==> flow/design.v <==
module ALU(
	input 			[15:0]	a,
	input 			[15:0]	b,
	input 			[3:0] 	opcode,
	output	reg 	[15:0]	out
);
always @(a, b, opcode) begin
	case (opcode)
		4'b0000: out <= b;			 
		4'b0001: out <= a + b;
		4'b0010: out <= a * b;
		4'b0011: out <= (b == 16'd0) ? 16'hFFFF : a / b;	 
		4'b0100: out <= a > b;
		4'b0101: out <= a == b;
		4'b0110: out <= a >> b;
		4'b0111: out <= a << b;
		4'b1000: out <= a - b;
		4'b1001: out <= a >>> b;	 
		4'b1010: out <= ~a;
		4'b1011: out <= a < b;		
		4'b1100: out <= a & b;		 
		4'b1101: out <= a | b;		 
		4'b1110: out <= a ^ b;		 
		4'b1111: out <= 16'd0;		 
		default: out <= 16'd0;
	endcase
end
endmodule 
module Mux_2(
	input 	 		select,
	input [15:0] 	a,
	input [15:0] 	b,
	output [15:0] 	out
);
assign out = select? b : a;
endmodule 
module Sign_ext_8(
	input 	[7:0] 	a,
	output 	[15:0] 	out
);
assign out = {{8{a[7]}}, a};
endmodule 
module Reg(
	input 						enable,
	input 						clk,
	input 						rst,
	input 			[15:0] 	D,
	output 	reg	[15:0] 	Q
);
always @(posedge clk) begin
	if (rst) Q <= 16'd0;
	else case (enable)
		1'b1:		Q <= D;
		1'b0:		Q <= Q;
		default: Q <= Q;
	endcase
end
endmodule 
module Register_file(
	input							clk,
	input							rst,
	input 						read_enable,
	input							write_enable,
	input 			[3:0]		reg1,
	input				[3:0]		reg2,
	input				[15:0] 	in_data,
	output	reg	[15:0]	out_data1,
	output	reg	[15:0]	out_data2
);
	reg [15:0]	enable;
	wire [15:0] r_out [0:15];
	Reg r0 (.enable(enable[0]), .clk(clk), .rst(rst), .D(in_data), .Q(r_out[0]));
	Reg r1 (.enable(enable[1]), .clk(clk), .rst(rst), .D(in_data), .Q(r_out[1]));
	Reg r2 (.enable(enable[2]), .clk(clk), .rst(rst), .D(in_data), .Q(r_out[2]));
	Reg r3 (.enable(enable[3]), .clk(clk), .rst(rst), .D(in_data), .Q(r_out[3]));
	Reg r4 (.enable(enable[4]), .clk(clk), .rst(rst), .D(in_data), .Q(r_out[4]));
	Reg r5 (.enable(enable[5]), .clk(clk), .rst(rst), .D(in_data), .Q(r_out[5]));
	Reg r6 (.enable(enable[6]), .clk(clk), .rst(rst), .D(in_data), .Q(r_out[6]));
	Reg r7 (.enable(enable[7]), .clk(clk), .rst(rst), .D(in_data), .Q(r_out[7]));
	Reg r8 (.enable(enable[8]), .clk(clk), .rst(rst), .D(in_data), .Q(r_out[8]));
	Reg r9 (.enable(enable[9]), .clk(clk), .rst(rst), .D(in_data), .Q(r_out[9]));
	Reg r10 (.enable(enable[10]), .clk(clk), .rst(rst), .D(in_data), .Q(r_out[10]));
	Reg r11 (.enable(enable[11]), .clk(clk), .rst(rst), .D(in_data), .Q(r_out[11]));
	Reg r12 (.enable(enable[12]), .clk(clk), .rst(rst), .D(in_data), .Q(r_out[12]));
	Reg r13 (.enable(enable[13]), .clk(clk), .rst(rst), .D(in_data), .Q(r_out[13]));
	Reg r14 (.enable(enable[14]), .clk(clk), .rst(rst), .D(in_data), .Q(r_out[14]));
	Reg r15 (.enable(enable[15]), .clk(clk), .rst(rst), .D(in_data), .Q(r_out[15]));
always @(*) begin
	case (read_enable)
		1'b1:	begin
			out_data1 = r_out[reg1];
			out_data2 = r_out[reg2];
		end
		default: begin
			out_data1 = 16'd0;
			out_data2 = 16'd0;
		end
	endcase
	case (write_enable)
		1'b1: enable = 16'd1 << reg1;
		default: enable = 16'd0;
	endcase
end
endmodule
module PC_counter(
	input 						replace,		 
	input 						increment,	 
	input 						add,			 
	input 						clk,
	input 						rst,
	input 			[15:0] 	D,
	output 	reg	[15:0] 	Q
);
always @(posedge clk) begin
	if (rst) begin
		Q <= 16'd0;
	end else if (replace) begin
		Q <= D;
	end else if (increment) begin
		Q <= Q + 1'b1;
	end else if (add) begin
		Q <= Q + D;
	end
end
endmodule 
module tick_FSM(
	input					clk,
	input					rst,
	output reg	[4:0]	tick
);
always @(posedge clk) begin
	if (rst) tick <= 5'b10000;
	else case (tick)
		5'b10000: 	tick <= 5'b01000;		 
		5'b01000: 	tick <= 5'b00100;		 
		5'b00100: 	tick <= 5'b00010;		 
		5'b00010: 	tick <= 5'b00001;		 
		5'b00001: 	tick <= 5'b10000;		 
		default: 	tick <= 5'b10000;
	endcase
end
endmodule 
module Control_unit(
	input 						clk,
	input 						rst,
	input							enable,
	input 			[15:0] 	instruction,
	input				[4:0]		tick,
	input 			[15:0]	alu_out,
	output			[3:0]		Reg_a,
	output			[3:0] 	Reg_b,
	output 			[7:0] 	Sign_ext_in,
	output	reg				Reg_r_enable,
	output	reg				Reg_w_enable,
	output 	reg				ALU_mux,				 
	output	reg				Sign_mux,			 
	output 	reg				write_data_mux,
	output 	reg				disp_enable,
	output 	reg	[2:0] 	PC_enables,
	output	reg	[3:0] 	ALU_op
);
assign Reg_a = instruction[11:8];
assign Reg_b = instruction[7:4];
assign Sign_ext_in = instruction[7:0];
reg				Reg_r_enable_q, Reg_w_enable_q, ALU_mux_q, Sign_mux_q, write_data_mux_q, disp_enable_q;
reg		[2:0]	PC_enables_q;
reg		[3:0]	ALU_op_q;
always @(posedge clk) begin
	if (rst) begin
		Reg_r_enable_q <= 1'b0;
		Reg_w_enable_q <= 1'b0;
		ALU_mux_q <= 1'b0;
		Sign_mux_q <= 1'b0;
		write_data_mux_q <= 1'b0;
		disp_enable_q <= 1'b0;
		PC_enables_q <= 3'b0;
		ALU_op_q <= 4'b0;
	end else begin
		Reg_r_enable_q <= Reg_r_enable;
		Reg_w_enable_q <= Reg_w_enable;
		ALU_mux_q <= ALU_mux;
		Sign_mux_q <= Sign_mux;
		write_data_mux_q <= write_data_mux;
		disp_enable_q <= disp_enable;
		PC_enables_q <= PC_enables;
		ALU_op_q <= ALU_op;
	end
end
always @(*) begin
	Reg_r_enable = Reg_r_enable_q;
	Reg_w_enable = Reg_w_enable_q;
	ALU_mux = ALU_mux_q;
	Sign_mux = Sign_mux_q;
	write_data_mux = write_data_mux_q;
	disp_enable = disp_enable_q;
	PC_enables = PC_enables_q;
	ALU_op = ALU_op_q;
	case (enable)
		1'b1: begin
			case (tick)
				5'b10000: begin
					Reg_w_enable = 1'b0;
					disp_enable = 1'b0;
					case (instruction[15:12])
						4'b0000: begin
						end
						4'b1111: begin
						end
						default: begin
						end
					endcase
				end
				5'b01000: begin
					Sign_mux = 1'b1;
					case (instruction[15:12])
						4'b0000: begin
							Reg_r_enable = 1'b1;
						end
						4'b1111: begin
						end
						default: begin
							Reg_r_enable = 1'b1;
						end
					endcase
				end
				5'b00100: begin
					Reg_r_enable = 1'b0;
					case (instruction[15:12])
						4'b0000: begin
							ALU_mux = 1'b0;					 
							ALU_op = instruction[3:0];		 
						end
						4'b1111: begin
						end
						default: begin
							ALU_mux = 1'b1;		 
							case (instruction[15:12])
								4'b0001: ALU_op = 4'b0001;	 
								4'b0010: ALU_op = 4'b0000;	 
								4'b0011: ALU_op = 4'b1100;	 
								4'b0100: ALU_op = 4'b1101;	 
								4'b0101: ALU_op = 4'b1110;	 
								4'b0110: ALU_op = 4'b0111;	 
								4'b0111: ALU_op = 4'b0110;	 
								4'b1000: ALU_op = 4'b1001;	 
								4'b1001: ALU_op = 4'b1010;	 
								4'b1010: begin 					 
									Sign_mux = 1'b0;
									ALU_op = 4'b0101;
								end
								4'b1011: begin						 
									Sign_mux = 1'b0;
									ALU_op = 4'b0100;	
								end
								4'b1100: begin						 
									Sign_mux = 1'b0;
									ALU_op = 4'b1011;	
								end
								4'b1101: ;	 
								4'b1110: ;	 
								default: ALU_op = 4'b0000;
							endcase
						end
					endcase
				end
				5'b00010: begin
					case (instruction[15:12])
						4'b0000: begin
						end
						4'b1111: begin
						end
						default: begin
						end
					endcase
				end
				5'b00001: begin
					case (instruction[15:12])
						4'b0000: begin
							write_data_mux = 1'b0;
							Reg_w_enable = 1'b1;
							PC_enables = 3'b010;
						end
						4'b1111: begin
						end
						default: begin
							case (instruction[15:12])
								4'b1001: disp_enable = 1'b1;	 
								4'b1010: begin 					 
									PC_enables = alu_out[0]? 3'b100 : 3'b010;
								end
								4'b1011: begin						 
									PC_enables = alu_out[0]? 3'b100 : 3'b010;
								end
								4'b1100: begin						 
									PC_enables = alu_out[0]? 3'b100 : 3'b010;
								end
								4'b1101: ;	 
								4'b1110: ;	 
								default: begin
									write_data_mux = 1'b0;
									Reg_w_enable = 1'b1;
									PC_enables = 3'b010;
								end
							endcase
						end
					endcase
				end
				default: begin	 
				end
			endcase
		end
		default: begin
			Reg_r_enable = 1'b0;
			Reg_w_enable = 1'b0;
			ALU_op = 4'b0;
		end
	endcase
end
endmodule 
module RISC_16(
	output	[15:0]		t_alu_in1, 
	output	[15:0]		t_alu_in2,
	output	[15:0]		t_alu_out,
	input 				clk,
	input 				rst,			 
	input 				enable,
	input 	[15:0] 	instruction,
	output 	[4:0] 	tick_out,
	output 	[15:0] 	display
);
assign 	t_alu_in1 = alu_in1; 
assign	t_alu_in2 = alu_in2;
assign 	t_alu_out = alu_out;
wire 	[15:0] 	alu_out;
wire 	[3:0]		reg_a, reg_b;
wire 	[3:0] 	alu_op;
wire	[2:0]		pc_enables;
wire 				reg_r_enable, reg_w_enable, alu_mux, w_data_mux, sign_mux, disp_enable; 
wire 	[15:0] 	alu_in1, alu_in2, reg_in1, reg_in2, reg_out2, reg_data_in, sign_out, sign_mux_out, pc_out;
wire 	[7:0] 	sign_in;
wire	[4:0]		tick;
assign tick_out = tick;
Control_unit C0 (
	.clk(clk),
	.rst(rst),
	.enable(enable),
	.instruction(instruction),
	.tick(tick),
	.alu_out(alu_out),
	.Reg_a(reg_a),
	.Reg_b(reg_b),
	.Sign_ext_in(sign_in),
	.Reg_r_enable(reg_r_enable),
	.Reg_w_enable(reg_w_enable),
	.ALU_mux(alu_mux),
	.Sign_mux(sign_mux),
	.write_data_mux(w_data_mux),
	.disp_enable(disp_enable),
	.PC_enables(pc_enables),
	.ALU_op(alu_op)
);
Register_file R0 (
	.clk(clk),
	.rst(rst),
	.read_enable(reg_r_enable),
	.write_enable(reg_w_enable),
	.reg1(reg_a),
	.reg2(reg_b),
	.in_data(reg_data_in),
	.out_data1(alu_in1),
	.out_data2(reg_out2)
);
PC_counter PC(
	.replace(pc_enables[0]),
	.increment(pc_enables[1]),
	.add(pc_enables[2]),
	.clk(clk),
	.rst(rst),
	.D(sign_out),
	.Q(pc_out)
);
ALU Alu (
	.a(alu_in1),
	.b(alu_in2),
	.opcode(alu_op),
	.out(alu_out)
);
tick_FSM Tick (
	.clk(clk),
	.rst(rst),
	.tick(tick)
);
Mux_2 ALU_mux (
	.select(alu_mux),
	.a(reg_out2),
	.b(sign_mux_out),
	.out(alu_in2)
);
Mux_2 Write_data_mux (
	.select(w_data_mux),
	.a(alu_out),
	.b(alu_out),		 
	.out(reg_data_in)
);
Mux_2 Sign_ext_mux(
	.select(sign_mux),
	.a(16'd0),
	.b(sign_out),		
	.out(sign_mux_out)
);
Sign_ext_8 sign_x (
	.a(sign_in),
	.out(sign_out)
);
Reg disp_register(
	.enable(disp_enable),
	.clk(clk),
	.rst(rst),
	.D(~alu_out),
	.Q(display)			 
);
endmodule 
; From RTL to reports: RISC_16
; Tool output for the design above, in the order of the flow.
; Lines are those of the file above, counted from 1.
; Cell names lack the library's common part.
; Not given: -
[inputs]
top = RISC_16
clock_port = clk
library = sky130hd
pvt_corner = tt_025C_1v80

; Word-level counts
; Source: Yosys, flattened and elaborated. Widths are those after wreduce. Registers that Yosys merges into a memory's read port (data or address) are not register bits. Print and check cells do not count. Equal cells are merged and count once.
[word_totals]
output_inout_bits = 69
input_bits = 19
word_cells = 162
regBits = 286
[classes]
n_reduce_logical = 9
n_addsub = 2
muxes = 49
n_mul = 1
n_div = 1
n_logic = 5
n_shift = 4
n_eq = 65
cmp = 2
[op_table]
columns = op, n
row1 = 16-bit parallel mux with 16-bit select, 3
row2 = 16-bit two-way mux, 23
row3 = 16-bit by 16-bit divider with 16-bit output, 1
row4 = 16-bit by 16-bit multiplier with 16-bit output, 1
row5 = 4-bit equality test with constant B, 32
row6 = 4-bit by 3-bit equality test with 1-bit output with constant B, 16
row7 = 4-bit parallel mux with 12-bit select, 1
row8 = 16-bit inverter, 2
row9 = 4-bit by 2-bit equality test with 1-bit output with constant B, 7
row10 = 5-bit parallel mux with 4-bit select, 1
row11 = 1-bit by 4-bit << shifter with 16-bit output with constant A, 1
row12 = 16-bit adder, 1
row13 = 16-bit subtractor, 1
row14 = 16-bit greater-than comparator, 1
row15 = 16-bit less-than comparator, 1
row16 = 16-bit equality test, 1
row17 = 16-bit bitwise AND, 1
row18 = 16-bit OR, 1
row19 = 16-bit XOR, 1
row20 = 16-bit by 16-bit << shifter with 16-bit output, 1
row21 = 16-bit by 16-bit right shift with 16-bit output, 1
row22 = 16-bit by 16-bit >>> shifter with 16-bit output, 1
row23 = 16-bit zero test, 1
row24 = 4-bit by 1-bit equality test with 1-bit output with constant B, 4
row25 = 4-bit zero test, 4
row26 = 1-bit two-way mux, 12
row27 = 1-bit parallel mux with 2-bit select, 6
row28 = 4-bit parallel mux with 2-bit select, 1
; Not listed: further kinds 9, cells in them 11.

; Logic depth
; Yosys ltp: most cells in a row. Word level: on the elaborated netlist, between registers, memories and ports. Mapped: between sequential cells and ports; inverters and the memories' decode and read muxes count.
[logic_depth]
ltp_word = 13
abc_area = 1
ltp_mapped = 258

; Netlist
; Source: synth_stat.txt of the flow (Yosys; design flattened, memories mapped). It holds for the ABC_AREA given above (unset counts as 0); a run with the other value may have another netlist.
; The area totals of this step are shown rounded.
[mapped]
ff_cells = 286
sequential_area_mm2 = 0.005725
buf_cells = 192
area_mm2 = 0.02773
mapped_cells = 4198
[by_type]
columns = cell, n, area_total_um2
row1 = dfxtp_1, 286, 5.73E+03
row2 = nand2_1, 1027, 3.85E+03
row3 = ha_1, 237, 2.97E+03
row4 = o21ai_0, 391, 1.96E+03
row5 = a21oi_1, 361, 1.81E+03
row6 = fa_1, 82, 1.64E+03
row7 = inv_1, 424, 1.59E+03
row8 = nor2_1, 302, 1.13E+03
row9 = nand3_1, 156, 780.749
row10 = xor2_1, 55, 481.712
row11 = clkbuf_1, 120, 450.432
row12 = xnor2_1, 48, 420.403
row13 = nand4_1, 65, 406.64
row14 = o21ai_2, 32, 280.269
row15 = o21bai_1, 36, 270.259
row16 = o21ai_1, 52, 260.25
row17 = nor3_1, 51, 255.245
row18 = a21oi_2, 29, 253.994
; Not listed: further types 50, cells in them 444.

; Path before layout
; Path of least setup slack by OpenSTA after synthesis, without wires, with an ideal clock, recovery checks aside; 20% of the period is set as input and as output delay. Where synthesis merged equal registers, the netlist keeps one of their names.
[synth_timing]
path_type = in2out
start = in instruction[4]
end = out t_alu_out[0]
stages = 253
t_arrival_ps = 44163
tclk_ps = 70000
required_time_ps = 56000
output_delay_ps = 14000
path_slack_ps = 11837
in_delay_ps = 14000
launch_ps = 14000
path_delay_ps = 30163
synth_period_reached_ps = 58163
; "path_delay_ps" = arrival - input delay + setup time.
; A path that ends at an output port has no setup time.
; "stages" counts driving pins, that of a launching flip-flop among them; a cell with two outputs on the path counts twice.
; "synth_period_reached_ps" = period - worst setup slack (recovery checks aside). The figure is calculated, with input and output delays left at 20% of the set period.
; Between the ends stands the longest chain of elaborated cells between them, by number of cells; it is not shown to be the way that was timed. Of several equally long chains one is given.
; A line is the first line of the expression or statement that the cell stems from. Yosys adds cells for indexed reads and writes and turns some case tables into memories.
[synth_via]
path_cell_list = inv_2 -> nand2_1 -> nor2_4 -> buf_4 -> a22o_1 -> nor3_1 -> nand4_1 -> o211ai_1 -> nand2_1 -> inv_1 -> buf_2 -> buf_1 -> ha_1 -> nor2_1 -> nor2_1 -> nand3_1 -> nand2_1 -> nand2_1 -> [217 not listed] -> clkbuf_1 -> o21ai_0 -> ha_1 -> a21oi_1 -> o21ai_0 -> nand2_1 -> a21boi_0 -> o21ai_0 -> nand2_1 -> a21oi_1 -> o211ai_1 -> nand4_1 -> o2111ai_1 -> nand2_1 -> nand4_1 -> o21ai_2 -> buf_2 -> inv_1
elab_chain_len = 7
cells_between = 36
cone_classes = add/sub (2); mul (1); div (1); compare (2); eq/ne (16); shift (3); mux (6); logic (3); reduce/logical (2)
[synth_rtl]
columns = item, line_no
row1 = "start, declared", 327  ; input [15:0] instruction,
row2 = 4-bit equality test, 92  ; out_data2 = r_out[reg2];
row3 = 16-bit parallel mux with 16-bit select, 92
row4 = 16-bit two-way mux, 89  ; case (read_enable)
row5 = 16-bit two-way mux, 35  ; assign out = select? b : a;
row6 = 16-bit by 16-bit divider with 16-bit output, 12  ; 4'b0011: out <= (b == 16'd0) ? 16'hFFFF : a / b;
row7 = 16-bit two-way mux, 12
row8 = 16-bit parallel mux with 16-bit select, 8  ; case (opcode)
row9 = "end, declared", 323  ; output [15:0] t_alu_out,

; Timing after layout
; From the final timing report of flow run E: the path of least setup slack in the routed layout; clock arrival at registers is part of the times.
; The path's times are printed in steps of 10 ps; the period is the one set.
[layout_timing]
path_type = in2out
start = in instruction[5]
end = out t_alu_out[0]
t_arrival_ps = 55610
output_delay_ps = 18600
stages = 242
launch_ps = 18600
path_slack_ps = 18790
tclk_ps = 93000
required_time_ps = 74400
in_delay_ps = 18600
; Between the ends stands the longest chain of elaborated cells between them, by number of cells; it is not shown to be the way that was timed. Of several equally long chains one is given.
[layout_via]
path_cell_list = clkdlybuf4s50_1 -> nor2_1 -> nand2_2 -> or2_1 -> nand3_1 -> nor2_1 -> o21ai_1 -> nand2_1 -> buf_4 -> nor2_1 -> nand2_1 -> nor2_4 -> nand3_1 -> nand2_1 -> nand2_1 -> ha_1 -> o21ai_0 -> nand2_1 -> [206 not listed] -> o21ai_0 -> ha_1 -> a21oi_1 -> o21ai_0 -> nand2_1 -> a21boi_0 -> o21ai_0 -> nand2_1 -> a21oi_1 -> o211ai_1 -> nand4_1 -> o2111ai_1 -> nand2_1 -> nand4_1 -> o21ai_2 -> buf_4 -> inv_1 -> clkdlybuf4s50_1
elab_chain_len = 7
cells_between = 36
cone_classes = add/sub (2); mul (1); div (1); compare (2); eq/ne (16); shift (3); mux (6); logic (3); reduce/logical (2)
[layout_rtl]
columns = item, line_no
row1 = "start, declared", 327  ; input [15:0] instruction,
row2 = 4-bit equality test, 92  ; out_data2 = r_out[reg2];
row3 = 16-bit parallel mux with 16-bit select, 92
row4 = 16-bit two-way mux, 89  ; case (read_enable)
row5 = 16-bit two-way mux, 35  ; assign out = select? b : a;
row6 = 16-bit by 16-bit divider with 16-bit output, 12  ; 4'b0011: out <= (b == 16'd0) ? 16'hFFFF : a / b;
row7 = 16-bit two-way mux, 12
row8 = 16-bit parallel mux with 16-bit select, 8  ; case (opcode)
row9 = "end, declared", 323  ; output [15:0] t_alu_out,

; Below are 6 stored runs of the flow (Yosys, OpenROAD; platform sky130hd) on RISC_16, each with its settings and what was measured, unordered. Constraints: input delay and output delay 20% of the set period each, output load 0.01 pF.
; "achieved_period_ps" is the run's clock period less its worst setup slack. It is reckoned from that one timing run; input and output delays stay at 20% of the period that was set.
; "worst_setup_path_time_ps" means the part of the period allowed to the worst setup path (the constraints hold back 20% at inputs and 20% at outputs) less its slack; where the path has registers, the arrival times of their clocks count too.
; "worst_setup_path_time_ps" is given in steps of 10 ps.
; Results are given in rounded form.

[flow run A: settings]
ABC_AREA = 1
CAP_MARGIN = 0
CELL_PAD_IN_SITES_DETAIL_PLACEMENT = 2
CORE_ASPECT_RATIO = 1.6
CORE_UTILIZATION = 61
GPL_ROUTABILITY_DRIVEN = 0
GPL_TIMING_DRIVEN = 1
HOLD_SLACK_MARGIN = 0.18
MIN_ROUTING_LAYER = met2
SETUP_SLACK_MARGIN = 5.0
SLEW_MARGIN = 40
period_ns = 87.5
CORE_MARGIN = 2
[flow run A: results]
outcome = did not finish, placement stopped with DPL-0033

[flow run B: settings]
ABC_AREA = 0
CAP_MARGIN = 10
CELL_PAD_IN_SITES_GLOBAL_PLACEMENT = 2
CORE_ASPECT_RATIO = 0.74
CORE_UTILIZATION = 57
CTS_CLUSTER_SIZE = 99
PLACE_DENSITY = 0.44
TNS_END_PERCENT = 95
period_ns = 40.8
CORE_MARGIN = 2
SLEW_MARGIN = 20
[flow run B: results]
outcome = did not finish, placement stopped with GPL-0301

[flow run C: settings]
CAP_MARGIN = 40
CORE_MARGIN = 8
CORE_UTILIZATION = 71
CTS_CLUSTER_DIAMETER = 56
GPL_TIMING_DRIVEN = 1
MIN_ROUTING_LAYER = met2
PLACE_DENSITY_LB_ADDON = 0.28
SETUP_SLACK_MARGIN = 5.0
period_ns = 49.5
SLEW_MARGIN = 20
[flow run C: results]
outcome = did not finish, routing stopped with GRT-0116

[flow run D: settings]
CELL_PAD_IN_SITES_DETAIL_PLACEMENT = 2
CORE_UTILIZATION = 31
CTS_CLUSTER_DIAMETER = 343
CTS_CLUSTER_SIZE = 32
GPL_ROUTABILITY_DRIVEN = 1
GPL_TIMING_DRIVEN = 0
HOLD_SLACK_MARGIN = -0.06
MIN_ROUTING_LAYER = met2
SLEW_MARGIN = 35
period_ns = 43.8
CAP_MARGIN = 20
CORE_MARGIN = 2
[flow run D: results]
outcome = did not finish, routing stopped with GRT-0116

[flow run E: settings]
ABC_AREA = 1
CAP_MARGIN = 30
CORE_ASPECT_RATIO = 0.85
CORE_UTILIZATION = 44
MIN_ROUTING_LAYER = met1
PLACE_DENSITY = 0.75
SETUP_SLACK_MARGIN = -2.0
SLEW_MARGIN = 5
period_ns = 93.0
CORE_MARGIN = 2
[flow run E: results]
post_synth_area_mm2 = 0.02773
die_mm2 = 0.06505
finish.stdcell_area_mm2 = 0.03038
fin_util_pct = 48.9
ws_setup_ps = 18790
fin_tns_ps = 0
hold_ws_ps = 497
achieved_period_ps = 74211
worst_setup_path_time_ps = 37010
worstPathKind = in2out

[flow run F: settings]
ABC_AREA = 1
CAP_MARGIN = 0
CELL_PAD_IN_SITES_DETAIL_PLACEMENT = 1
CORE_ASPECT_RATIO = 1.6
CORE_UTILIZATION = 61
GPL_ROUTABILITY_DRIVEN = 0
GPL_TIMING_DRIVEN = 1
MIN_ROUTING_LAYER = met2
SETUP_SLACK_MARGIN = 5.0
SLEW_MARGIN = 40
period_ns = 87.5
CORE_MARGIN = 2
[flow run F: results]
outcome = did not finish, placement stopped with DPL-0033
